==> flow/design.v <==
module processor
(
	input wire clk_i,
	input wire rst_i,
	input wire stall_i,
	output wire [31:0] addr_o,
	input wire [31:0] data_i,
	output wire [31:0] data_o,
	output wire [3:0] data_w_o,
	output wire [2:0] data_mode_o,
	input wire [7:0] extio_in,
	output wire [7:0] extio_out
);
	wire stall_cpu; wire mwait_cpu; wire irq_cpu; wire irq_ack_cpu; wire exception_cpu; wire data_b_cpu; wire data_h_cpu; wire data_access_cpu;
	wire [31:0] irq_vector_cpu; wire [31:0] inst_addr_cpu; wire [31:0] inst_in_cpu; wire [31:0] data_addr_cpu; wire [31:0] data_in_cpu; wire [31:0] data_out_cpu;
	wire [3:0] data_w_cpu;
	assign data_mode_o = {data_b_cpu,data_h_cpu,data_access_cpu};
	datapath core
	(
		.clock(clk_i),
		.reset(rst_i),
		.stall(stall_cpu),
		.mwait(mwait_cpu),
		.irq_vector(irq_vector_cpu),
		.irq(irq_cpu),
		.irq_ack(irq_ack_cpu),
		.exception(exception_cpu),
		.inst_addr(inst_addr_cpu),
		.inst_in(inst_in_cpu),
		.data_addr(data_addr_cpu),
		.data_in(data_in_cpu),
		.data_out(data_out_cpu),
		.data_w(data_w_cpu),
		.data_b(data_b_cpu),
		.data_h(data_h_cpu),
		.data_access(data_access_cpu)
	);
	interrupt_controller int_control
	(
		.clock(clk_i),
		.reset(rst_i),
		.stall(stall_i),
		.stall_cpu(stall_cpu),
		.mwait_cpu(mwait_cpu),
		.irq_vector_cpu(irq_vector_cpu),
		.irq_cpu(irq_cpu),
		.irq_ack_cpu(irq_ack_cpu),
		.exception_cpu(exception_cpu),
		.inst_addr_cpu(inst_addr_cpu),
		.inst_in_cpu(inst_in_cpu),
		.data_addr_cpu(data_addr_cpu),
		.data_in_cpu(data_in_cpu),
		.data_out_cpu(data_out_cpu),
		.data_w_cpu(data_w_cpu),
		.data_access_cpu(data_access_cpu),
		.addr_mem(addr_o),
		.data_read_mem(data_i),
		.data_write_mem(data_o),
		.data_we_mem(data_w_o),
		.extio_in(extio_in),
		.extio_out(extio_out)
	);
endmodule
module datapath
(
	input wire clock,
	input wire reset,
	input wire stall,
	input wire mwait,
	input wire [31:0] irq_vector,
	input wire irq,
	output wire irq_ack,
	output wire exception,
	output wire [31:0] inst_addr,
	input wire [31:0] inst_in,
	output wire [31:0] data_addr,
	input wire [31:0] data_in,
	output reg [31:0] data_out,
	output reg [3:0] data_w,
	output wire data_b,
	output wire data_h,
	output wire data_access
);
	wire [31:0] inst_in_s; reg [31:0] data_in_s; reg [31:0] pc; reg [31:0] pc_last;
	reg [31:0] pc_last2; wire [31:0] pc_plus4; wire [31:0] pc_next;
	wire [31:0] result; wire [31:0] branch; wire [31:0] ext32b;
	wire [31:0] ext32h; wire [31:0] alu_src1; wire [31:0] alu_src2;
	wire [31:12] ext32;
	wire [6:0] opcode; wire [6:0] funct7;
	wire [2:0] funct3;
	wire [3:0] read_reg1; wire [3:0] read_reg2; wire [3:0] write_reg;
	wire [4:0] rs1; wire [4:0] rs2; wire [4:0] rd;
	wire [31:0] write_data; wire [31:0] read_data1; wire [31:0] read_data2;
	wire [31:0] imm_i; wire [31:0] imm_s; wire [31:0] imm_sb;
	wire [31:0] imm_uj; wire [31:0] branch_src1; wire [31:0] branch_src2;
	wire [31:12] imm_u;
	wire wreg; wire zero; wire less_than; wire branch_taken; wire jump_taken; reg stall_reg;
	wire irq_ack_s; reg irq_ack_s_dly; reg bds; wire data_access_s; reg data_access_s_dly;
	wire reg_write_ctl; wire alu_src1_ctl; wire sig_read_ctl; wire reg_to_mem; wire mem_to_reg; wire except;
	wire [1:0] jump_ctl; wire [1:0] mem_write_ctl; wire [1:0] mem_read_ctl;
	wire [2:0] alu_src2_ctl; wire [2:0] branch_ctl;
	wire [3:0] alu_op_ctl;
	reg [4:0] rs1_r; reg [4:0] rs2_r; reg [4:0] rd_r;
	reg [31:0] imm_i_r; reg [31:0] imm_s_r; reg [31:0] imm_sb_r; reg [31:0] imm_uj_r;
	reg [31:12] imm_u_r;
	reg reg_write_ctl_r; reg alu_src1_ctl_r; reg sig_read_ctl_r; reg reg_to_mem_r; reg mem_to_reg_r;
	reg [1:0] jump_ctl_r; reg [1:0] mem_write_ctl_r; reg [1:0] mem_read_ctl_r;
	reg [2:0] alu_src2_ctl_r; reg [2:0] branch_ctl_r;
	reg [3:0] alu_op_ctl_r;
	always @(posedge clock or posedge reset) begin
		if (reset == 1'b1) begin
			pc <= {32{1'b0}};
			pc_last <= {32{1'b0}};
			pc_last2 <= {32{1'b0}};
		end else begin
			if (stall == 1'b0) begin
				pc <= pc_next;
				pc_last <= pc;
				pc_last2 <= pc_last;
			end
		end
	end
	assign pc_plus4 = pc + 4;
	assign pc_next = (irq == 1'b1 && irq_ack_s == 1'b1) || except == 1'b1 ? 
	irq_vector : branch_taken == 1'b1 || jump_taken == 1'b1 ? 
	branch : data_access_s == 1'b1 ?
	pc_last : pc_plus4;
	assign irq_ack_s = irq == 1'b1 && bds == 1'b0 && branch_taken == 1'b0 && jump_taken == 1'b0 && reg_to_mem_r == 1'b0 && mem_to_reg_r == 1'b0 ? 1'b1 : 1'b0;
	assign irq_ack = irq_ack_s_dly;
	assign exception = except == 1'b1 ? 1'b1 : 1'b0;
	always @(posedge clock or posedge reset) begin
		if (reset == 1'b1) begin
			irq_ack_s_dly <= 1'b0;
			bds <= 1'b0;
			data_access_s_dly <= 1'b0;
			stall_reg <= 1'b0;
		end else begin
			stall_reg <= stall;
			if (stall == 1'b0) begin
				data_access_s_dly <= data_access_s;
				if (mwait == 1'b0) begin
					irq_ack_s_dly <= irq_ack_s;
					if (branch_taken == 1'b1 || jump_taken == 1'b1) begin
						bds <= 1'b1;
					end
					else begin
						bds <= 1'b0;
					end
				end
			end
		end
	end
	assign inst_in_s = data_access_s == 1'b1 || except == 1'b1 || branch_taken == 1'b1 || 
		jump_taken == 1'b1 || bds == 1'b1 || irq_ack_s == 1'b1 ? 32'h00000000 : 
		{inst_in[7:0],inst_in[15:8],inst_in[23:16],inst_in[31:24]};
	assign opcode = inst_in_s[6:0];
	assign funct3 = inst_in_s[14:12];
	assign funct7 = inst_in_s[31:25];
	assign rd = inst_in_s[11:7];
	assign rs1 = inst_in_s[19:15];
	assign rs2 = inst_in_s[24:20];
	assign imm_i = {ext32[31:12],inst_in_s[31:20]};
	assign imm_s = {ext32[31:12],inst_in_s[31:25],inst_in_s[11:7]};
	assign imm_sb = {ext32[31:13],inst_in_s[31],inst_in_s[7],inst_in_s[30:25],inst_in_s[11:8],1'b0};
	assign imm_u = inst_in_s[31:12];
	assign imm_uj = {ext32[31:21],inst_in_s[31],inst_in_s[19:12],inst_in_s[20],inst_in_s[30:21],1'b0};
	assign ext32 = inst_in_s[31] == 1'b1 ? {20{1'b1}} : {20{1'b0}};
	control control_unit
	(
		.opcode(opcode),
		.funct3(funct3),
		.funct7(funct7),
		.reg_write(reg_write_ctl),
		.alu_src1(alu_src1_ctl),
		.alu_src2(alu_src2_ctl),
		.alu_op(alu_op_ctl),
		.jump(jump_ctl),
		.branch(branch_ctl),
		.mem_write(mem_write_ctl),
		.mem_read(mem_read_ctl),
		.sig_read(sig_read_ctl)
	);
	assign reg_to_mem = mem_write_ctl != 2'b00 ? 1'b1 : 1'b0;
	assign mem_to_reg = mem_read_ctl != 2'b00 ? 1'b1 : 1'b0;
	always @(posedge clock or posedge reset) begin
		if (reset == 1'b1) begin
			rd_r <= {5{1'b0}};
			rs1_r <= {5{1'b0}};
			rs2_r <= {5{1'b0}};
			imm_i_r <= {32{1'b0}};
			imm_s_r <= {32{1'b0}};
			imm_sb_r <= {32{1'b0}};
			imm_u_r <= {20{1'b0}};
			imm_uj_r <= {32{1'b0}};
			reg_write_ctl_r <= 1'b0;
			alu_src1_ctl_r <= 1'b0;
			alu_src2_ctl_r <= {3{1'b0}};
			alu_op_ctl_r <= {4{1'b0}};
			jump_ctl_r <= {2{1'b0}};
			branch_ctl_r <= {3{1'b0}};
			mem_write_ctl_r <= {2{1'b0}};
			mem_read_ctl_r <= {2{1'b0}};
			sig_read_ctl_r <= 1'b0;
			reg_to_mem_r <= 1'b0;
			mem_to_reg_r <= 1'b0;
		end else begin
			if (stall == 1'b0 && mwait == 1'b0) begin
				rd_r <= rd;
				rs1_r <= rs1;
				rs2_r <= rs2;
				imm_i_r <= imm_i;
				imm_s_r <= imm_s;
				imm_sb_r <= imm_sb;
				imm_u_r <= imm_u;
				imm_uj_r <= imm_uj;
				reg_write_ctl_r <= reg_write_ctl;
				alu_src1_ctl_r <= alu_src1_ctl;
				alu_src2_ctl_r <= alu_src2_ctl;
				alu_op_ctl_r <= alu_op_ctl;
				jump_ctl_r <= jump_ctl;
				branch_ctl_r <= branch_ctl;
				mem_write_ctl_r <= mem_write_ctl;
				mem_read_ctl_r <= mem_read_ctl;
				sig_read_ctl_r <= sig_read_ctl;
				reg_to_mem_r <= reg_to_mem;
				mem_to_reg_r <= mem_to_reg;
			end
		end
	end
	reg_bank register_bank
	(
		.clock(clock),
		.read_reg1(read_reg1),
		.read_reg2(read_reg2),
		.write_reg(write_reg),
		.wreg(wreg),
		.write_data(write_data),
		.read_data1(read_data1),
		.read_data2(read_data2)
	);
	assign read_reg1 = rs1_r[3:0];
	assign read_reg2 = rs2_r[3:0];
	assign write_reg = rd_r[3:0];
	assign wreg = (reg_write_ctl_r | mem_to_reg_r) &  ~mwait &  ~stall_reg;
	alu alu
	(
		.op1(alu_src1),
		.op2(alu_src2),
		.alu_op(alu_op_ctl_r),
		.result(result),
		.zero(zero),
		.less_than(less_than)
	);
	assign alu_src1 = alu_src1_ctl_r == 1'b0 ? read_data1 : pc_last2;
	assign alu_src2 = alu_src2_ctl_r == 3'b000 ? {imm_u_r,12'h000} : alu_src2_ctl_r == 3'b001 ? 
		imm_i_r : alu_src2_ctl_r == 3'b010 ? imm_s_r : alu_src2_ctl_r == 3'b011 ? 
		pc : alu_src2_ctl_r == 3'b100 ? {24'h000000,3'b000,rs2_r} : read_data2;
	assign branch_src1 = jump_ctl_r == 2'b11 ? read_data1 : pc_last2;
	assign branch_src2 = jump_ctl_r == 2'b10 ? imm_uj_r : jump_ctl_r == 2'b11 ? imm_i_r : imm_sb_r;
	assign branch = branch_src1 + branch_src2;
	assign branch_taken = (zero == 1'b1 && branch_ctl_r == 3'b001) || 
		(zero == 1'b0 && branch_ctl_r == 3'b010) || (less_than == 1'b1 && branch_ctl_r == 3'b011) || 
		(less_than == 1'b0 && branch_ctl_r == 3'b100) || (less_than == 1'b1 && branch_ctl_r == 3'b101) || 
		(less_than == 1'b0 && branch_ctl_r == 3'b110) ? 1'b1 : 1'b0;
	assign except = branch_ctl_r == 3'b111 ? 1'b1 : 1'b0;
	assign jump_taken = jump_ctl_r != 2'b00 ? 1'b1 : 1'b0;
	assign inst_addr = pc;
	assign data_addr = result;
	assign data_b = mem_read_ctl_r == 2'b01 || mem_write_ctl_r == 2'b01 ? 1'b1 : 1'b0;
	assign data_h = mem_read_ctl_r == 2'b10 || mem_write_ctl_r == 2'b10 ? 1'b1 : 1'b0;
	assign data_access_s = reg_to_mem_r == 1'b1 || mem_to_reg_r == 1'b1 ? 1'b1 : 1'b0;
	assign data_access = data_access_s == 1'b1 && data_access_s_dly == 1'b0 ? 1'b1 : 1'b0;
	always @(mem_write_ctl_r, result, read_data2) begin
		case (mem_write_ctl_r)
		2'b11 : begin
			data_out <= {read_data2[7:0],read_data2[15:8],read_data2[23:16],read_data2[31:24]};
			data_w <= 4'b1111;
		end
		2'b01 : begin
			data_out <= {read_data2[7:0],read_data2[7:0],read_data2[7:0],read_data2[7:0]};
			case (result[1:0])
			2'b11 : begin data_w <= 4'b0001; end
			2'b10 : begin data_w <= 4'b0010; end
			2'b01 : begin data_w <= 4'b0100; end
			default : begin data_w <= 4'b1000; end
			endcase
		end
		2'b10 : begin
			data_out <= {read_data2[7:0],read_data2[15:8],read_data2[7:0],read_data2[15:8]};
			case (result[1])
			1'b1 : begin data_w <= 4'b0011; end
			default : begin data_w <= 4'b1100; end
			endcase
			end
		default : begin
			data_out <= {read_data2[7:0],read_data2[15:8],read_data2[23:16],read_data2[31:24]};
			data_w <= 4'b0000;
		end
		endcase
	end
	always @(mem_read_ctl_r, result, data_in) begin
		case (mem_read_ctl_r)
		2'b01 : begin
			case (result[1:0])
			2'b11 : begin data_in_s <= {24'h000000,data_in[7:0]}; end
			2'b10 : begin data_in_s <= {24'h000000,data_in[15:8]}; end
			2'b01 : begin data_in_s <= {24'h000000,data_in[23:16]}; end
			default : begin data_in_s <= {24'h000000,data_in[31:24]}; end
			endcase
		end
		2'b10 : begin
			case (result[1])
			1'b1 : begin data_in_s <= {16'h0000,data_in[7:0],data_in[15:8]}; end
			default : begin data_in_s <= {16'h0000,data_in[23:16],data_in[31:24]}; end
			endcase
		end
		default : begin
			data_in_s <= {data_in[7:0],data_in[15:8],data_in[23:16],data_in[31:24]};
		end
		endcase
	end
	assign ext32b = (data_in_s[7] == 1'b0 || sig_read_ctl_r == 1'b0) ? 
		{24'h000000,data_in_s[7:0]} : {24'hffffff,data_in_s[7:0]};
	assign ext32h = (data_in_s[15] == 1'b0 || sig_read_ctl_r == 1'b0) ? 
		{16'h0000,data_in_s[15:0]} : {16'hffff,data_in_s[15:0]};
	assign write_data = mem_read_ctl_r == 2'b11 ? data_in_s : mem_read_ctl_r == 2'b01 ? 
		ext32b : mem_read_ctl_r == 2'b10 ? ext32h : jump_taken == 1'b1 ? 
		pc_last : result;
endmodule
module control
(
	input wire [6:0] opcode,
	input wire [2:0] funct3,
	input wire [6:0] funct7,
	output reg reg_write,
	output reg alu_src1,
	output reg [2:0] alu_src2,
	output reg [3:0] alu_op,
	output reg [1:0] jump,
	output reg [2:0] branch,
	output reg [1:0] mem_write,
	output reg [1:0] mem_read,
	output reg sig_read
);
	always @(opcode, funct3, funct7) begin
		case (opcode)			 
		7'b0110111 : begin		 
			reg_write <= 1'b1;
			alu_src1 <= 1'b0;
			alu_src2 <= 3'b000;
			alu_op <= 4'b0110;
			jump <= 2'b00;
			branch <= 3'b000;
			mem_write <= 2'b00;
			mem_read <= 2'b00;
			sig_read <= 1'b0;
		end
		7'b0010111 : begin		 
			reg_write <= 1'b1;
			alu_src1 <= 1'b1;
			alu_src2 <= 3'b000;
			alu_op <= 4'b0100;
			jump <= 2'b00;
			branch <= 3'b000;
			mem_write <= 2'b00;
			mem_read <= 2'b00;
			sig_read <= 1'b0;
		end
		7'b1101111 : begin		 
			reg_write <= 1'b1;
			alu_src1 <= 1'b0;
			alu_src2 <= 3'b011;
			alu_op <= 4'b0110;
			jump <= 2'b10;
			branch <= 3'b000;
			mem_write <= 2'b00;
			mem_read <= 2'b00;
			sig_read <= 1'b0;
		end
		7'b1100111 : begin		 
			reg_write <= 1'b1;
			alu_src1 <= 1'b0;
			alu_src2 <= 3'b011;
			alu_op <= 4'b0110;
			jump <= 2'b11;
			branch <= 3'b000;
			mem_write <= 2'b00;
			mem_read <= 2'b00;
			sig_read <= 1'b0;
		end
		7'b1100011 : begin		 
			case (funct3)
			3'b000 : begin		 
				reg_write <= 1'b0;
				alu_src1 <= 1'b0;
				alu_src2 <= 3'b101;
				alu_op <= 4'b0101;
				jump <= 2'b00;
				branch <= 3'b001;
				mem_write <= 2'b00;
				mem_read <= 2'b00;
				sig_read <= 1'b0;
			end
			3'b001 : begin		 
				reg_write <= 1'b0;
				alu_src1 <= 1'b0;
				alu_src2 <= 3'b101;
				alu_op <= 4'b0101;
				jump <= 2'b00;
				branch <= 3'b010;
				mem_write <= 2'b00;
				mem_read <= 2'b00;
				sig_read <= 1'b0;
			end
			3'b100 : begin		 
				reg_write <= 1'b0;
				alu_src1 <= 1'b0;
				alu_src2 <= 3'b101;
				alu_op <= 4'b0111;
				jump <= 2'b00;
				branch <= 3'b011;
				mem_write <= 2'b00;
				mem_read <= 2'b00;
				sig_read <= 1'b0;
			end
			3'b101 : begin		 
				reg_write <= 1'b0;
				alu_src1 <= 1'b0;
				alu_src2 <= 3'b101;
				alu_op <= 4'b0111;
				jump <= 2'b00;
				branch <= 3'b100;
				mem_write <= 2'b00;
				mem_read <= 2'b00;
				sig_read <= 1'b0;
			end
			3'b110 : begin		 
				reg_write <= 1'b0;
				alu_src1 <= 1'b0;
				alu_src2 <= 3'b101;
				alu_op <= 4'b1000;
				jump <= 2'b00;
				branch <= 3'b101;
				mem_write <= 2'b00;
				mem_read <= 2'b00;
				sig_read <= 1'b0;
			end
			3'b111 : begin		 
				reg_write <= 1'b0;
				alu_src1 <= 1'b0;
				alu_src2 <= 3'b101;
				alu_op <= 4'b1000;
				jump <= 2'b00;
				branch <= 3'b110;
				mem_write <= 2'b00;
				mem_read <= 2'b00;
				sig_read <= 1'b0;
			end
			default : begin
				reg_write <= 1'b0;
				alu_src1 <= 1'b0;
				alu_src2 <= 3'b000;
				alu_op <= 4'b0000;
				jump <= 2'b00;
				branch <= 3'b000;
				mem_write <= 2'b00;
				mem_read <= 2'b00;
				sig_read <= 1'b0;
			end
			endcase
		end
		7'b0000011 : begin		 
			case (funct3)
			3'b000 : begin		 
				reg_write <= 1'b1;
				alu_src1 <= 1'b0;
				alu_src2 <= 3'b001;
				alu_op <= 4'b0100;
				jump <= 2'b00;
				branch <= 3'b000;
				mem_write <= 2'b00;
				mem_read <= 2'b01;
				sig_read <= 1'b1;
			end
			3'b001 : begin		 
				reg_write <= 1'b1;
				alu_src1 <= 1'b0;
				alu_src2 <= 3'b001;
				alu_op <= 4'b0100;
				jump <= 2'b00;
				branch <= 3'b000;
				mem_write <= 2'b00;
				mem_read <= 2'b10;
				sig_read <= 1'b1;
			end
			3'b010 : begin		 
				reg_write <= 1'b1;
				alu_src1 <= 1'b0;
				alu_src2 <= 3'b001;
				alu_op <= 4'b0100;
				jump <= 2'b00;
				branch <= 3'b000;
				mem_write <= 2'b00;
				mem_read <= 2'b11;
				sig_read <= 1'b1;
			end
			3'b100 : begin		 
				reg_write <= 1'b1;
				alu_src1 <= 1'b0;
				alu_src2 <= 3'b001;
				alu_op <= 4'b0100;
				jump <= 2'b00;
				branch <= 3'b000;
				mem_write <= 2'b00;
				mem_read <= 2'b01;
				sig_read <= 1'b0;
			end
			3'b101 : begin		 
				reg_write <= 1'b1;
				alu_src1 <= 1'b0;
				alu_src2 <= 3'b001;
				alu_op <= 4'b0100;
				jump <= 2'b00;
				branch <= 3'b000;
				mem_write <= 2'b00;
				mem_read <= 2'b10;
				sig_read <= 1'b0;
			end
			default : begin
				reg_write <= 1'b0;
				alu_src1 <= 1'b0;
				alu_src2 <= 3'b000;
				alu_op <= 4'b0000;
				jump <= 2'b00;
				branch <= 3'b000;
				mem_write <= 2'b00;
				mem_read <= 2'b00;
				sig_read <= 1'b0;
			end
			endcase
		end
		7'b0100011 : begin		 
			case (funct3)
			3'b000 : begin		 
				reg_write <= 1'b0;
				alu_src1 <= 1'b0;
				alu_src2 <= 3'b010;
				alu_op <= 4'b0100;
				jump <= 2'b00;
				branch <= 3'b000;
				mem_write <= 2'b01;
				mem_read <= 2'b00;
				sig_read <= 1'b0;
			end
			3'b001 : begin		 
				reg_write <= 1'b0;
				alu_src1 <= 1'b0;
				alu_src2 <= 3'b010;
				alu_op <= 4'b0100;
				jump <= 2'b00;
				branch <= 3'b000;
				mem_write <= 2'b10;
				mem_read <= 2'b00;
				sig_read <= 1'b0;
			end
			3'b010 : begin		 
				reg_write <= 1'b0;
				alu_src1 <= 1'b0;
				alu_src2 <= 3'b010;
				alu_op <= 4'b0100;
				jump <= 2'b00;
				branch <= 3'b000;
				mem_write <= 2'b11;
				mem_read <= 2'b00;
				sig_read <= 1'b0;
			end
			default : begin
				reg_write <= 1'b0;
				alu_src1 <= 1'b0;
				alu_src2 <= 3'b000;
				alu_op <= 4'b0000;
				jump <= 2'b00;
				branch <= 3'b000;
				mem_write <= 2'b00;
				mem_read <= 2'b00;
				sig_read <= 1'b0;
			end
			endcase
		end
		7'b0010011 : begin		 
			case (funct3)
			3'b000 : begin		 
				reg_write <= 1'b1;
				alu_src1 <= 1'b0;
				alu_src2 <= 3'b001;
				alu_op <= 4'b0100;
				jump <= 2'b00;
				branch <= 3'b000;
				mem_write <= 2'b00;
				mem_read <= 2'b00;
				sig_read <= 1'b0;
			end
			3'b010 : begin		 
				reg_write <= 1'b1;
				alu_src1 <= 1'b0;
				alu_src2 <= 3'b001;
				alu_op <= 4'b0111;
				jump <= 2'b00;
				branch <= 3'b000;
				mem_write <= 2'b00;
				mem_read <= 2'b00;
				sig_read <= 1'b0;
			end
			3'b011 : begin		 
				reg_write <= 1'b1;
				alu_src1 <= 1'b0;
				alu_src2 <= 3'b001;
				alu_op <= 4'b1000;
				jump <= 2'b00;
				branch <= 3'b000;
				mem_write <= 2'b00;
				mem_read <= 2'b00;
				sig_read <= 1'b0;
			end
			3'b100 : begin		 
				reg_write <= 1'b1;
				alu_src1 <= 1'b0;
				alu_src2 <= 3'b001;
				alu_op <= 4'b0010;
				jump <= 2'b00;
				branch <= 3'b000;
				mem_write <= 2'b00;
				mem_read <= 2'b00;
				sig_read <= 1'b0;
			end
			3'b110 : begin		 
				reg_write <= 1'b1;
				alu_src1 <= 1'b0;
				alu_src2 <= 3'b001;
				alu_op <= 4'b0001;
				jump <= 2'b00;
				branch <= 3'b000;
				mem_write <= 2'b00;
				mem_read <= 2'b00;
				sig_read <= 1'b0;
			end
			3'b111 : begin		 
				reg_write <= 1'b1;
				alu_src1 <= 1'b0;
				alu_src2 <= 3'b001;
				alu_op <= 4'b0000;
				jump <= 2'b00;
				branch <= 3'b000;
				mem_write <= 2'b00;
				mem_read <= 2'b00;
				sig_read <= 1'b0;
			end
			3'b001 : begin		 
				reg_write <= 1'b1;
				alu_src1 <= 1'b0;
				alu_src2 <= 3'b100;
				alu_op <= 4'b1001;
				jump <= 2'b00;
				branch <= 3'b000;
				mem_write <= 2'b00;
				mem_read <= 2'b00;
				sig_read <= 1'b0;
			end
			3'b101 : begin
				case (funct7)
				7'b0000000 : begin	 
					reg_write <= 1'b1;
					alu_src1 <= 1'b0;
					alu_src2 <= 3'b100;
					alu_op <= 4'b1010;
					jump <= 2'b00;
					branch <= 3'b000;
					mem_write <= 2'b00;
					mem_read <= 2'b00;
					sig_read <= 1'b0;
				end
				7'b0100000 : begin	 
					reg_write <= 1'b1;
					alu_src1 <= 1'b0;
					alu_src2 <= 3'b100;
					alu_op <= 4'b1100;
					jump <= 2'b00;
					branch <= 3'b000;
					mem_write <= 2'b00;
					mem_read <= 2'b00;
					sig_read <= 1'b0;
				end
				default : begin
					reg_write <= 1'b0;
					alu_src1 <= 1'b0;
					alu_src2 <= 3'b000;
					alu_op <= 4'b0000;
					jump <= 2'b00;
					branch <= 3'b000;
					mem_write <= 2'b00;
					mem_read <= 2'b00;
					sig_read <= 1'b0;
				end
				endcase
			end
			default : begin
				reg_write <= 1'b0;
				alu_src1 <= 1'b0;
				alu_src2 <= 3'b000;
				alu_op <= 4'b0000;
				jump <= 2'b00;
				branch <= 3'b000;
				mem_write <= 2'b00;
				mem_read <= 2'b00;
				sig_read <= 1'b0;
			end
			endcase
		end
		7'b0110011 : begin		 
			case (funct3)
			3'b000 : begin
				case (funct7)
				7'b0000000 : begin
				reg_write <= 1'b1;
				alu_src1 <= 1'b0;
				alu_src2 <= 3'b101;
				alu_op <= 4'b0100;
				jump <= 2'b00;
				branch <= 3'b000;
				mem_write <= 2'b00;
				mem_read <= 2'b00;
				sig_read <= 1'b0;
				end
				7'b0100000 : begin
				reg_write <= 1'b1;
				alu_src1 <= 1'b0;
				alu_src2 <= 3'b101;
				alu_op <= 4'b0101;
				jump <= 2'b00;
				branch <= 3'b000;
				mem_write <= 2'b00;
				mem_read <= 2'b00;
				sig_read <= 1'b0;
				end
				default : begin
				reg_write <= 1'b0;
				alu_src1 <= 1'b0;
				alu_src2 <= 3'b000;
				alu_op <= 4'b0000;
				jump <= 2'b00;
				branch <= 3'b000;
				mem_write <= 2'b00;
				mem_read <= 2'b00;
				sig_read <= 1'b0;
				end
				endcase
			end
			3'b001 : begin			 
				reg_write <= 1'b1;
				alu_src1 <= 1'b0;
				alu_src2 <= 3'b101;
				alu_op <= 4'b1001;
				jump <= 2'b00;
				branch <= 3'b000;
				mem_write <= 2'b00;
				mem_read <= 2'b00;
				sig_read <= 1'b0;
			end
			3'b010 : begin			 
				reg_write <= 1'b1;
				alu_src1 <= 1'b0;
				alu_src2 <= 3'b101;
				alu_op <= 4'b0111;
				jump <= 2'b00;
				branch <= 3'b000;
				mem_write <= 2'b00;
				mem_read <= 2'b00;
				sig_read <= 1'b0;
			end
			3'b011 : begin			 
				reg_write <= 1'b1;
				alu_src1 <= 1'b0;
				alu_src2 <= 3'b101;
				alu_op <= 4'b1000;
				jump <= 2'b00;
				branch <= 3'b000;
				mem_write <= 2'b00;
				mem_read <= 2'b00;
				sig_read <= 1'b0;
			end
			3'b100 : begin			 
				reg_write <= 1'b1;
				alu_src1 <= 1'b0;
				alu_src2 <= 3'b101;
				alu_op <= 4'b0010;
				jump <= 2'b00;
				branch <= 3'b000;
				mem_write <= 2'b00;
				mem_read <= 2'b00;
				sig_read <= 1'b0;
			end
			3'b101 : begin
				case (funct7)		
				7'b0000000 : begin	 
					reg_write <= 1'b1;
					alu_src1 <= 1'b0;
					alu_src2 <= 3'b101;
					alu_op <= 4'b1010;
					jump <= 2'b00;
					branch <= 3'b000;
					mem_write <= 2'b00;
					mem_read <= 2'b00;
					sig_read <= 1'b0;
				end
				7'b0100000 : begin	 
					reg_write <= 1'b1;
					alu_src1 <= 1'b0;
					alu_src2 <= 3'b101;
					alu_op <= 4'b1100;
					jump <= 2'b00;
					branch <= 3'b000;
					mem_write <= 2'b00;
					mem_read <= 2'b00;
					sig_read <= 1'b0;
				end
				default : begin
					reg_write <= 1'b0;
					alu_src1 <= 1'b0;
					alu_src2 <= 3'b000;
					alu_op <= 4'b0000;
					jump <= 2'b00;
					branch <= 3'b000;
					mem_write <= 2'b00;
					mem_read <= 2'b00;
					sig_read <= 1'b0;
				end
				endcase
			end
			3'b110 : begin			 
				reg_write <= 1'b1;
				alu_src1 <= 1'b0;
				alu_src2 <= 3'b101;
				alu_op <= 4'b0001;
				jump <= 2'b00;
				branch <= 3'b000;
				mem_write <= 2'b00;
				mem_read <= 2'b00;
				sig_read <= 1'b0;
			end
			3'b111 : begin			 
				reg_write <= 1'b1;
				alu_src1 <= 1'b0;
				alu_src2 <= 3'b101;
				alu_op <= 4'b0000;
				jump <= 2'b00;
				branch <= 3'b000;
				mem_write <= 2'b00;
				mem_read <= 2'b00;
				sig_read <= 1'b0;
			end
			default : begin
				reg_write <= 1'b0;
				alu_src1 <= 1'b0;
				alu_src2 <= 3'b000;
				alu_op <= 4'b0000;
				jump <= 2'b00;
				branch <= 3'b000;
				mem_write <= 2'b00;
				mem_read <= 2'b00;
				sig_read <= 1'b0;
			end
			endcase
		end
		7'b1110011 : begin		 
			reg_write <= 1'b0;
			alu_src1 <= 1'b0;
			alu_src2 <= 3'b000;
			alu_op <= 4'b0000;
			jump <= 2'b00;
			branch <= 3'b111;
			mem_write <= 2'b00;
			mem_read <= 2'b00;
			sig_read <= 1'b0;
		end
		default : begin
			reg_write <= 1'b0;
			alu_src1 <= 1'b0;
			alu_src2 <= 3'b000;
			alu_op <= 4'b0000;
			jump <= 2'b00;
			branch <= 3'b000;
			mem_write <= 2'b00;
			mem_read <= 2'b00;
			sig_read <= 1'b0;
		end
		endcase
	end
endmodule
module reg_bank
(
	input wire clock,
	input wire [3:0] read_reg1,
	input wire [3:0] read_reg2,
	input wire [3:0] write_reg,
	input wire wreg,
	input wire [31:0] write_data,
	output wire [31:0] read_data1,
	output wire [31:0] read_data2
);
	reg [31:0] registers[0:15];
	always @(posedge clock) begin
		if (write_reg != 4'b0000 && wreg == 1'b1) begin
			registers[write_reg] <= write_data;
		end
	end
	assign read_data1 = read_reg1 != 4'b0000 ? registers[read_reg1] : {32{1'b0}};
	assign read_data2 = read_reg2 != 4'b0000 ? registers[read_reg2] : {32{1'b0}};
endmodule
module alu
(
	input wire [31:0] op1,
	input wire [31:0] op2,
	input wire [3:0] alu_op,
	output wire [31:0] result,
	output wire zero,
	output wire less_than
);
	reg [31:0] r; wire [31:0] shift;
	wire [4:0] shift_op2;
	wire [32:0] addsub;
	wire less; wire lshift; wire logical;
	always @(op1, op2, alu_op, addsub, less, shift_op2, shift) begin
		case (alu_op)
		4'b0000 : begin r <= op1 & op2; end
		4'b0001 : begin r <= op1 | op2; end
		4'b0010 : begin r <= op1 ^ op2; end
		4'b0100, 4'b0101 : begin r <= addsub[31:0]; end
		4'b0110 : begin r <= op2; end
		4'b0111,4'b1000 : begin r <= {28'h0000000,3'b000,less}; end
		default : begin r <= shift; end
		endcase
	end
	assign addsub = alu_op > 4'b0100 ? ({1'b0,op1}) - ({1'b0,op2}) : ({1'b0,op1}) + ({1'b0,op2});
	assign less = op1[31] == op2[31] || alu_op == 4'b1000 ? addsub[32] : op1[31];
	assign less_than = less;
	assign zero =  ~(r[31] | r[30] | r[29] | r[28] | r[27] | r[26] | 
		r[25] | r[24] | r[23] | r[22] | r[21] | r[20] | r[19] | 
		r[18] | r[17] | r[16] | r[15] | r[14] | r[13] | r[12] | 
		r[11] | r[10] | r[9] | r[8] | r[7] | r[6] | r[5] | r[4] | 
		r[3] | r[2] | r[1] | r[0]);
	assign shift_op2 = op2[4:0];
	assign lshift = alu_op[0] == 1'b1 ? 1'b1 : 1'b0;
	assign logical = alu_op[2] == 1'b0 ? 1'b1 : 1'b0;
	bshift barrel_shifter
	(
		.lshift(lshift),
		.logical(logical),
		.shift(shift_op2),
		.in(op1),
		.out(shift)
	);
	assign result = r;
endmodule
module bshift
(
	input wire lshift,
	input wire logical,
	input wire [4:0] shift,
	input wire [31:0] in,
	output wire [31:0] out
);
	wire [31:0] shift1l; wire [31:0] shift2l; wire [31:0] shift4l; wire [31:0] shift8l; wire [31:0] shift16l;
	wire [31:0] shift1r; wire [31:0] shift2r; wire [31:0] shift4r; wire [31:0] shift8r; wire [31:0] shift16r;
	wire [31:16] fill;
	assign fill = logical == 1'b0 ? {16{in[31]}} : 16'h0000;
	assign shift1l = shift[0] == 1'b1 ? {in[30:0],1'b0} : in;
	assign shift2l = shift[1] == 1'b1 ? {shift1l[29:0],2'b00} : shift1l;
	assign shift4l = shift[2] == 1'b1 ? {shift2l[27:0],4'h0} : shift2l;
	assign shift8l = shift[3] == 1'b1 ? {shift4l[23:0],8'h00} : shift4l;
	assign shift16l = shift[4] == 1'b1 ? {shift8l[15:0],16'h0000} : shift8l;
	assign shift1r = shift[0] == 1'b1 ? {fill[31],in[31:1]} : in;
	assign shift2r = shift[1] == 1'b1 ? {fill[31:30],shift1r[31:2]} : shift1r;
	assign shift4r = shift[2] == 1'b1 ? {fill[31:28],shift2r[31:4]} : shift2r;
	assign shift8r = shift[3] == 1'b1 ? {fill[31:24],shift4r[31:8]} : shift4r;
	assign shift16r = shift[4] == 1'b1 ? {fill[31:16],shift8r[31:16]} : shift8r;
	assign out = lshift == 1'b0 ? shift16r : shift16l;
endmodule
module interrupt_controller
(
	input wire clock,
	input wire reset,
	input wire stall,
	output wire stall_cpu,
	output wire mwait_cpu,
	output wire [31:0] irq_vector_cpu,
	output wire irq_cpu,
	input wire irq_ack_cpu,
	input wire exception_cpu,
	input wire [31:0] inst_addr_cpu,
	output wire [31:0] inst_in_cpu,
	input wire [31:0] data_addr_cpu,
	output wire [31:0] data_in_cpu,
	input wire [31:0] data_out_cpu,
	input wire [3:0] data_w_cpu,
	input wire data_access_cpu,
	output wire [31:0] addr_mem,
	input wire [31:0] data_read_mem,
	output wire [31:0] data_write_mem,
	output wire [3:0] data_we_mem,
	input wire [7:0] extio_in,
	output wire [7:0] extio_out
);
	wire [7:0] irq_cause; reg [7:0] irq_mask_reg; reg [7:0] irq_status_reg; reg [7:0] extio_out_reg;
	reg [31:0] periph_data; reg [31:0] irq_vector_reg; reg [31:0] irq_epc_reg; reg [31:0] inst_reg;
	wire interrupt; reg irq; reg data_access_cpu_dly;
	parameter [2:0] irq_idle = 0, irq_int = 1, irq_req = 2, irq_ackn = 3, irq_done = 4;
	reg [2:0] pulse_state;
	reg [2:0] pulse_next_state;
	wire periph_access; reg periph_access_dly; wire periph_access_we;
	wire [3:0] data_we_mem_s;
	always @(posedge clock or posedge reset) begin
		if (reset == 1'b1) begin
			periph_data <= {32{1'b0}};
		end else begin
			if (periph_access == 1'b1) begin
			case (data_addr_cpu[7:4])
			4'b0000 : begin periph_data <= irq_vector_reg; end			 
			4'b0001 : begin periph_data <= {irq_cause[7:0],24'h000000}; end		 
			4'b0010 : begin periph_data <= {irq_mask_reg[7:0],24'h000000}; end	 
			4'b0011 : begin periph_data <= {irq_status_reg,24'h000000}; end		 
			4'b0100 : begin 							 
				periph_data <= {irq_epc_reg[7:0],irq_epc_reg[15:8],irq_epc_reg[23:16],irq_epc_reg[31:24]};
			end
			4'b1000 : begin periph_data <= {extio_in,24'h000000}; end		 
			4'b1001 : begin periph_data <= {extio_out_reg,24'h000000}; end		 
			default : begin periph_data <= data_read_mem; end
			endcase
			end
		end
	end
	assign inst_in_cpu = data_access_cpu == 1'b0 ? data_read_mem : inst_reg;
	assign data_in_cpu = periph_access_dly == 1'b0 ? data_read_mem : periph_data;
	always @(posedge clock or posedge reset) begin
		if (reset == 1'b1) begin
			irq_vector_reg <= {32{1'b0}};
			irq_mask_reg <= {8{1'b0}};
			irq_status_reg <= {8{1'b0}};
			extio_out_reg <= {8{1'b0}};
		end else begin
			if (periph_access == 1'b1 && periph_access_we == 1'b1) begin
				case (data_addr_cpu[7:4])
				4'b0000 : begin				 
					irq_vector_reg <= {data_out_cpu[7:0],data_out_cpu[15:8],data_out_cpu[23:16],data_out_cpu[31:24]};
				end
				4'b0010 : begin				 
					irq_mask_reg <= data_out_cpu[31:24];
				end
				4'b0011 : begin				 
					irq_status_reg <= data_out_cpu[31:24];
				end
				4'b1001 : begin				 
					extio_out_reg <= data_out_cpu[31:24];
				end
				default : begin
				end
				endcase
			end
			if (irq_ack_cpu == 1'b1 || exception_cpu == 1'b1) begin
				irq_status_reg[0] <= 1'b0;		 
			end
		end
	end
	always @(posedge clock or posedge reset) begin
		if (reset == 1'b1) begin
			irq_epc_reg <= 32'h00000000;
		end else begin
			if (((irq == 1'b1 && irq_ack_cpu == 1'b0) || exception_cpu == 1'b1)) begin
				irq_epc_reg <= inst_addr_cpu;
			end
		end
	end
	always @(posedge clock or posedge reset) begin
		if (reset == 1'b1) begin
			pulse_state <= irq_idle;
			pulse_next_state <= irq_idle;
			irq <= 1'b0;
		end else begin
			if (stall == 1'b0) begin
				pulse_state <= pulse_next_state;
				case (pulse_state)
				irq_idle : begin
					if (interrupt == 1'b1 && irq_status_reg[0] == 1'b1) begin
						pulse_next_state <= irq_int;
					end
				end
				irq_int : begin
					irq <= 1'b1;
					pulse_next_state <= irq_req;
				end
				irq_req : begin
					if (irq_ack_cpu == 1'b1) begin
						irq <= 1'b0;
						pulse_next_state <= irq_ackn;
					end
				end
				irq_ackn : begin
					pulse_next_state <= irq_done;
				end
				irq_done : begin
					if (irq_status_reg[0] == 1'b1) begin
						pulse_next_state <= irq_idle;
					end
				end
				default : begin
					pulse_next_state <= irq_idle;
				end
				endcase
			end
		end
	end
	always @(posedge clock or posedge reset) begin
		if (reset == 1'b1) begin
			periph_access_dly <= 1'b0;
			data_access_cpu_dly <= 1'b0;
			inst_reg <= {32{1'b0}};
		end else begin
			if (stall == 1'b0) begin
				periph_access_dly <= periph_access;
				data_access_cpu_dly <= data_access_cpu;
				if ((data_access_cpu == 1'b0)) begin
					inst_reg <= data_read_mem;
				end
			end
		end
	end
	assign periph_access = data_addr_cpu[31:27] == 5'b11110 && data_access_cpu == 1'b1 ? 1'b1 : 1'b0;
	assign periph_access_we = periph_access <= 1'b1 && data_w_cpu != 4'b0000 ? 1'b1 : 1'b0;
	assign addr_mem = data_access_cpu == 1'b1 ? data_addr_cpu : inst_addr_cpu;
	assign data_write_mem = data_out_cpu;
	assign data_we_mem_s = data_access_cpu == 1'b1 && periph_access == 1'b0 ? data_w_cpu : 4'b0000;
	assign data_we_mem = data_we_mem_s;
	assign mwait_cpu = data_access_cpu == 1'b1 && data_access_cpu_dly == 1'b0 ? 1'b1 : 1'b0;
	assign stall_cpu = stall;
	assign interrupt = (irq_cause & irq_mask_reg) == 16'h0000 ? 1'b0 : 1'b1;
	assign irq_cause = extio_in;
	assign irq_cpu = irq;
	assign irq_vector_cpu = irq_vector_reg;
	assign extio_out = extio_out_reg;
endmodule
From RTL to reports: processor
Tool output for the design above, in the order of the flow.
Lines are those of the file above, counted from 1.
Cell names lack the library's common part.
The mark n/a stands for no value.
- design top: processor
- clock: clk_i
- library: sky130hd
- library corner: tt_025C_1v80

After elaboration
Yosys after proc, flatten, opt, wreduce and memory -nomap, before mapping. Memory bits, and registers merged into a memory's read port (data or address), are not among the register bits. Print and check cells are not counted.
Yosys's memory passes give these memory sizes; they may raise the number of words (mostly to a power of two), join words into wider ones and drop unused or constant bits.
- order comparisons: 2
- add/subtract/negate cells: 4
- noted bitwise logic cells: 55
- equal/unequal tests: 62
- noted reduce/logical cells: 88
- multiplexer cells at 112
- operators by type and width (kind ; count):
    2-to-1 mux 32 bit ; 36
    case mux 32 bit (select 6 bit) ; 2
    case mux 32 bit (select 2 bit) ; 1
    case mux 4 bit (select 8 bit) ; 2
    case mux 24 bit (select 2 bit) ; 1
    case mux 3 bit (select 6 bit) ; 2
    case mux 4 bit (select 3 bit) ; 3
    adder 32 x 32 -> 33 bit ; 1
    subtractor 32 x 32 -> 33 bit ; 1
    2-to-1 mux 33 bit ; 1
    OR 1 bit ; 32
    adder 32 x 3 -> 32 bit (second input constant) ; 1
    adder 32 bit ; 1
    AND 32 bit ; 1
    OR 32 bit ; 1
    bitwise XOR 32 bit ; 1
    2-to-1 mux 16 bit ; 2
    == test 3 bit (second input constant) ; 10
    == test 7 x 6 -> 1 bit (second input constant) ; 4
    == test 7 bit (second input constant) ; 4
    case mux 4 bit (select 7 bit) ; 1
    2-to-1 mux 1 bit ; 28
    2-to-1 mux 3 bit ; 9
    OR reduction 2 bit ; 12
    == test 3 x 2 -> 1 bit (second input constant) ; 8
    case mux 8 bit (select 3 bit) ; 1
    logical AND 1 bit ; 22
    logical OR 1 bit ; 20
Not listed: further kinds 44, cells in them 115.
- noted bits in writable memories: 512
- noted word-level cells: 363
- bits of input ports at 43
- register bits after elaboration at 441
- memories at 1
- output and inout bits at 79
- memory list (memory ; words ; width ; read ports ; wr ports ; line ; source):
    core.register_bank.registers ; 16 ; 32 ; 2 ; 1 ; 910 ; reg [31:0] registers[0:15];

Logic depth
Yosys ltp: most cells in a row. Word level: on the elaborated netlist, between registers, memories and ports. Mapped: between sequential cells and ports; inverters and the memories' decode and read muxes count.
- depth in word-level cells at 67
- ABC_AREA: 0
- depth in mapped cells: 39

Mapped cells and area
Yosys stat after the flow's synthesis: flattened, memories mapped to cells. It holds for the ABC_AREA given above (unset counts as 0); a run with the other value may have another netlist.
Totals and module areas in this step are rounded.
- cells by type (cell type ; count ; area in all (sq um)):
    edfxtp_1 ; 512 ; 1.54E+04
    dfrtp_1 ; 313 ; 7.83E+03
    mux4_2 ; 292 ; 6.58E+03
    mux2_2 ; 204 ; 2.3E+03
    mux2i_1 ; 191 ; 1.91E+03
    nand2_1 ; 489 ; 1835.51
    ha_1 ; 129 ; 1.61E+03
    o21ai_0 ; 306 ; 1.53E+03
    a21oi_1 ; 278 ; 1.39E+03
    nor2_1 ; 255 ; 957.168
    clkbuf_1 ; 240 ; 900.864
    a22o_1 ; 71 ; 621.846
    a222oi_1 ; 60 ; 600.576
    xnor2_1 ; 68 ; 595.571
    a211oi_1 ; 73 ; 548.026
    o211ai_1 ; 68 ; 510.49
    nor3_1 ; 80 ; 400.384
    inv_1 ; 106 ; 397.882
Not listed: further types 89, cells in them 1048.
- synthesis area at 53550 sq um
- noted flip-flop cells: 826
- mapped cells: 4783
The figures by module come from a second, unflattened synthesis with its own total; it is not the netlist above.
- cell total of the unflattened synthesis at 4861
- noted area total of the unflattened synthesis: 53320 sq um
Rows give one instance, submodules left out.
- by module (module ; times used ; area (sq um) ; cells):
    reg_bank ; 1 ; 22040 ; 1169
    datapath ; 1 ; 12740 ; 1623
    interrupt_controller ; 1 ; 8282 ; 661
    alu ; 1 ; 5341 ; 787
    bshift ; 1 ; 4362 ; 527
    control ; 1 ; 539.3 ; 91
    processor ; 1 ; 22.5 ; 3

Worst setup path after synthesis
Source: OpenSTA report_checks on the synthesized netlist (no wires, ideal clock, input and output delay 20% of the period each), path of least setup slack; recovery checks are left aside. Register names are those of the netlist, which keeps one name where synthesis merged equal registers.
- path type: register to output
- start point: register core.imm_u_r[22]
- end point: output port data_w_o[2]
- arrival: 7.306 ns
- path buffers at 8
- launch time at the first pin: 0.000 ns
- noted delay of the path: 7.306 ns
- noted driving pins on the path: 35
- clock period at 12.0 ns
- noted slack: 2.294 ns
- period reached after synthesis at 9.706 ns
"delay of the path" = arrival - input delay + setup time.
A path that ends at an output port has no setup time.
"driving pins on the path": output pins that drive a net of the path, with the launching flip-flop's if there is one; two outputs of one cell count as two.
"period reached after synthesis" is the clock period less the worst setup slack; recovery checks do not enter. This is arithmetic on one report: input and output delays are still those of the set period (20% each).
The rows between start and end are the longest chain of elaborated cells between them; the timing report does not say that the signal goes this way. Where chains are equally long, one stands for them.
A line is the first line of the expression or statement that the cell stems from. Yosys adds cells for indexed reads and writes and turns some case tables into memories.
- path through: dfrtp_1 buf_4 buf_6 buf_4 buf_6 mux4_2 a22oi_1 o31ai_2 o21ai_1 inv_2 nor2_1 clkbuf_1 buf_1 and3_1 and2_1 clkbuf_1 nor2_1 xnor2_1 ha_1 a211oi_1 nand2_1 a2111o_1 a41oi_1 o211ai_1 a41o_1 a2111o_1 a311oi_1 nor2_1 mux2i_1 a21oi_2 clkbuf_1 nand2_1 nand2_1 a21oi_1 nor2_1
- length of the longest elaborated chain: 10
- ends and longest elaborated chain, after synthesis (item ; line ; source):
    start, declared ; 105 ; reg [31:12] imm_u_r;
    start, assigned ; 193 ; imm_u_r <= {20{1'b0}};
    start, assigned ; 214 ; imm_u_r <= imm_u;
    2-to-1 mux 32 bit ; 255 ; assign alu_src2 = alu_src2_ctl_r == 3'b000 ? {imm_u_r,12'h000} : alu_src2_ctl_r == 3'b001 ?
    adder 32 x 32 -> 33 bit ; 943 ; assign addsub = alu_op > 4'b0100 ? ({1'b0,op1}) - ({1'b0,op2}) : ({1'b0,op1}) + ({1'b0,op2});
    2-to-1 mux 33 bit ; 943 ;
    case mux 32 bit (select 6 bit) ; 933 ; case (alu_op)
    == test 5 bit ; 1136 ; assign periph_access = data_addr_cpu[31:27] == 5'b11110 && data_access_cpu == 1'b1 ? 1'b1 : 1'b0;
    logical AND 1 bit ; 1136 ;
    2-to-1 mux 1 bit ; 1136 ;
    NOT 1 bit ; 1140 ; assign data_we_mem_s = data_access_cpu == 1'b1 && periph_access == 1'b0 ? data_w_cpu : 4'b0000;
    logical AND 1 bit ; 1140 ;
    2-to-1 mux 4 bit ; 1140 ;
    end, declared ; 9 ; output wire [3:0] data_w_o,

Path in the finished layout
Path of least setup slack in the final report of entry A (OpenROAD, finished layout, wires in). Where an end is a register, its clock arrival counts in the times.
- path type: register to output
- start point: register core.imm_u_r[22]
- end point: output port addr_o[0]
- noted driving pins on the path: 28
- noted slack: 0.09 ns
- arrival: 10.87 ns
- launch time at the first pin: 0.81 ns
- path buffers at 5
- clock period at 13.7 ns
The rows between start and end are the longest chain of elaborated cells between them; the timing report does not say that the signal goes this way. Where chains are equally long, one stands for them.
- path through: dfrtp_4 buf_6 mux2i_1 mux4_2 mux2i_2 o21bai_4 buf_4 inv_2 buf_4 nor2_1 a21oi_1 xnor2_1 ha_1 nor4_1 o21ai_0 a2111o_1 a41oi_1 o211ai_1 a41o_1 a2111o_1 a311oi_1 nor2_1 mux2i_1 a21oi_2 buf_4 nand2_1 nand2_1 clkdlybuf4s50_1
- length of the longest elaborated chain: 6
- ends and longest elaborated chain, after layout (item ; line ; source):
    start, declared ; 105 ; reg [31:12] imm_u_r;
    start, assigned ; 193 ; imm_u_r <= {20{1'b0}};
    start, assigned ; 214 ; imm_u_r <= imm_u;
    2-to-1 mux 32 bit ; 255 ; assign alu_src2 = alu_src2_ctl_r == 3'b000 ? {imm_u_r,12'h000} : alu_src2_ctl_r == 3'b001 ?
    adder 32 x 32 -> 33 bit ; 943 ; assign addsub = alu_op > 4'b0100 ? ({1'b0,op1}) - ({1'b0,op2}) : ({1'b0,op1}) + ({1'b0,op2});
    2-to-1 mux 33 bit ; 943 ;
    2-to-1 mux 1 bit ; 944 ; assign less = op1[31] == op2[31] || alu_op == 4'b1000 ? addsub[32] : op1[31];
    case mux 32 bit (select 6 bit) ; 933 ; case (alu_op)
    2-to-1 mux 32 bit ; 1138 ; assign addr_mem = data_access_cpu == 1'b1 ? data_addr_cpu : inst_addr_cpu;
    end, declared ; 6 ; output wire [31:0] addr_o,

Design processor on sky130hd. What follows are 3 stored runs of the flow, each under its own settings; their order means nothing. The constraints put input and output delay at 20% of the set period each and load the outputs with 0.01 pF.
By "clock period reached" is meant the clock period of the run minus its worst setup slack. This is arithmetic on one report: input and output delays are still those of the set period (20% each).
"worst path time": the worst setup path's part of the clock period (all of it between registers, 20% less for each end at a port) less its slack. A launch clock that arrives late makes it longer, a capture clock that arrives late makes it shorter.
"total power of the final layout" rests on the timing tool's default activity at the inputs, not on a simulated workload.
Results are given in rounded form.

Entry A

==> flow/run.sh <==
#!/bin/bash
# the make line also repeats the synthesis and layout settings of config.mk as NAME=value (left out here)
make -C /OpenROAD-flow-scripts/flow DESIGN_CONFIG=/design/flow/config.mk WORK_HOME=/design/flow/orfs CLKGATE_MAP_FILE= finish
==> flow/config.mk <==
export PLATFORM = sky130hd
export DESIGN_NAME = processor
export DESIGN_NICKNAME = processor
export VERILOG_FILES = /design/flow/design.v
export SDC_FILE = /design/flow/constraint.sdc
export NUM_CORES = 4
export LEC_CHECK = 0
export CAP_MARGIN = 20
export CORE_MARGIN = 2
export CORE_UTILIZATION = 17
export CTS_CLUSTER_DIAMETER = 67
export GPL_ROUTABILITY_DRIVEN = 1
export MAX_ROUTING_LAYER = met5
export MIN_ROUTING_LAYER = met2
export PLACE_DENSITY_LB_ADDON = 0.17
export SLEW_MARGIN = 20
export TNS_END_PERCENT = 10
==> flow/constraint.sdc <==
create_clock -name core_clock -period 13.7 [get_ports {clk_i}]
set_input_delay 2.7400 -clock core_clock [delete_from_list [all_inputs] [get_ports {clk_i}]]
set_output_delay 2.7400 -clock core_clock [all_outputs]
set_load 0.01 [all_outputs]

Measured in entry A:
- noted the Yosys chip area after synthesis: 53550 sq um
- overall die area: 319500 sq um
- standard-cell area after routing: 65220 sq um
- setup TNS: 0.000 ns
- clock period reached at 13.608 ns
- smallest setup slack at 0.092 ns
- lowest hold slack at 0.482 ns
- noted the worst path time: 10.87 ns
- worst setup path type: register to output
- total power of the final layout at 10.01 mW

Entry B

==> flow/run.sh <==
#!/bin/bash
# the make line also repeats the synthesis and layout settings of config.mk as NAME=value (left out here)
make -C /OpenROAD-flow-scripts/flow DESIGN_CONFIG=/design/flow/config.mk WORK_HOME=/design/flow/orfs CLKGATE_MAP_FILE= finish
==> flow/config.mk <==
export PLATFORM = sky130hd
export DESIGN_NAME = processor
export DESIGN_NICKNAME = processor
export VERILOG_FILES = /design/flow/design.v
export SDC_FILE = /design/flow/constraint.sdc
export NUM_CORES = 4
export LEC_CHECK = 0
export CAP_MARGIN = 20
export CORE_MARGIN = 2
export CORE_UTILIZATION = 38
export CTS_CLUSTER_DIAMETER = 152
export CTS_CLUSTER_SIZE = 96
export GPL_ROUTABILITY_DRIVEN = 0
export PLACE_DENSITY_LB_ADDON = 0.11
export SETUP_SLACK_MARGIN = 3.05
export SLEW_MARGIN = 10
export TNS_END_PERCENT = 70
==> flow/constraint.sdc <==
create_clock -name core_clock -period 10.3 [get_ports {clk_i}]
set_input_delay 2.0600 -clock core_clock [delete_from_list [all_inputs] [get_ports {clk_i}]]
set_output_delay 2.0600 -clock core_clock [all_outputs]
set_load 0.01 [all_outputs]

Measured in entry B:
- noted the Yosys chip area after synthesis: 53550 sq um
- overall die area: 143900 sq um
- standard-cell area after routing: 61730 sq um
- setup TNS: 0.000 ns
- clock period reached at 9.495 ns
- smallest setup slack at 0.805 ns
- lowest hold slack at 0.480 ns
- noted the worst path time: 7.44 ns
- worst setup path type: register to output
- total power of the final layout at 10.47 mW

Entry C

==> flow/run.sh <==
#!/bin/bash
# the make line also repeats the synthesis and layout settings of config.mk as NAME=value (left out here)
make -C /OpenROAD-flow-scripts/flow DESIGN_CONFIG=/design/flow/config.mk WORK_HOME=/design/flow/orfs CLKGATE_MAP_FILE= finish
==> flow/config.mk <==
export PLATFORM = sky130hd
export DESIGN_NAME = processor
export DESIGN_NICKNAME = processor
export VERILOG_FILES = /design/flow/design.v
export SDC_FILE = /design/flow/constraint.sdc
export NUM_CORES = 4
export LEC_CHECK = 0
export ABC_AREA = 1
export CAP_MARGIN = 20
export CELL_PAD_IN_SITES_DETAIL_PLACEMENT = 1
export CELL_PAD_IN_SITES_GLOBAL_PLACEMENT = 0
export CORE_ASPECT_RATIO = 0.77
export CORE_MARGIN = 2
export CORE_UTILIZATION = 38
export CTS_CLUSTER_DIAMETER = 186
export GPL_ROUTABILITY_DRIVEN = 1
export GPL_TIMING_DRIVEN = 0
export MAX_ROUTING_LAYER = met4
export PLACE_DENSITY_LB_ADDON = 0.04
export SETUP_SLACK_MARGIN = 0.75
export SLEW_MARGIN = 20
export TNS_END_PERCENT = 90
==> flow/constraint.sdc <==
create_clock -name core_clock -period 15.0 [get_ports {clk_i}]
set_input_delay 3.0000 -clock core_clock [delete_from_list [all_inputs] [get_ports {clk_i}]]
set_output_delay 3.0000 -clock core_clock [all_outputs]
set_load 0.01 [all_outputs]

Measured in entry C:
- noted the Yosys chip area after synthesis: 54860 sq um
- overall die area: 147500 sq um
- standard-cell area after routing: 63700 sq um
- setup TNS: 0.000 ns
- clock period reached at 14.001 ns
- smallest setup slack at 0.999 ns
- lowest hold slack at 0.485 ns
- noted the worst path time: 11.00 ns
- worst setup path type: register to output
- total power of the final layout at 15.22 mW
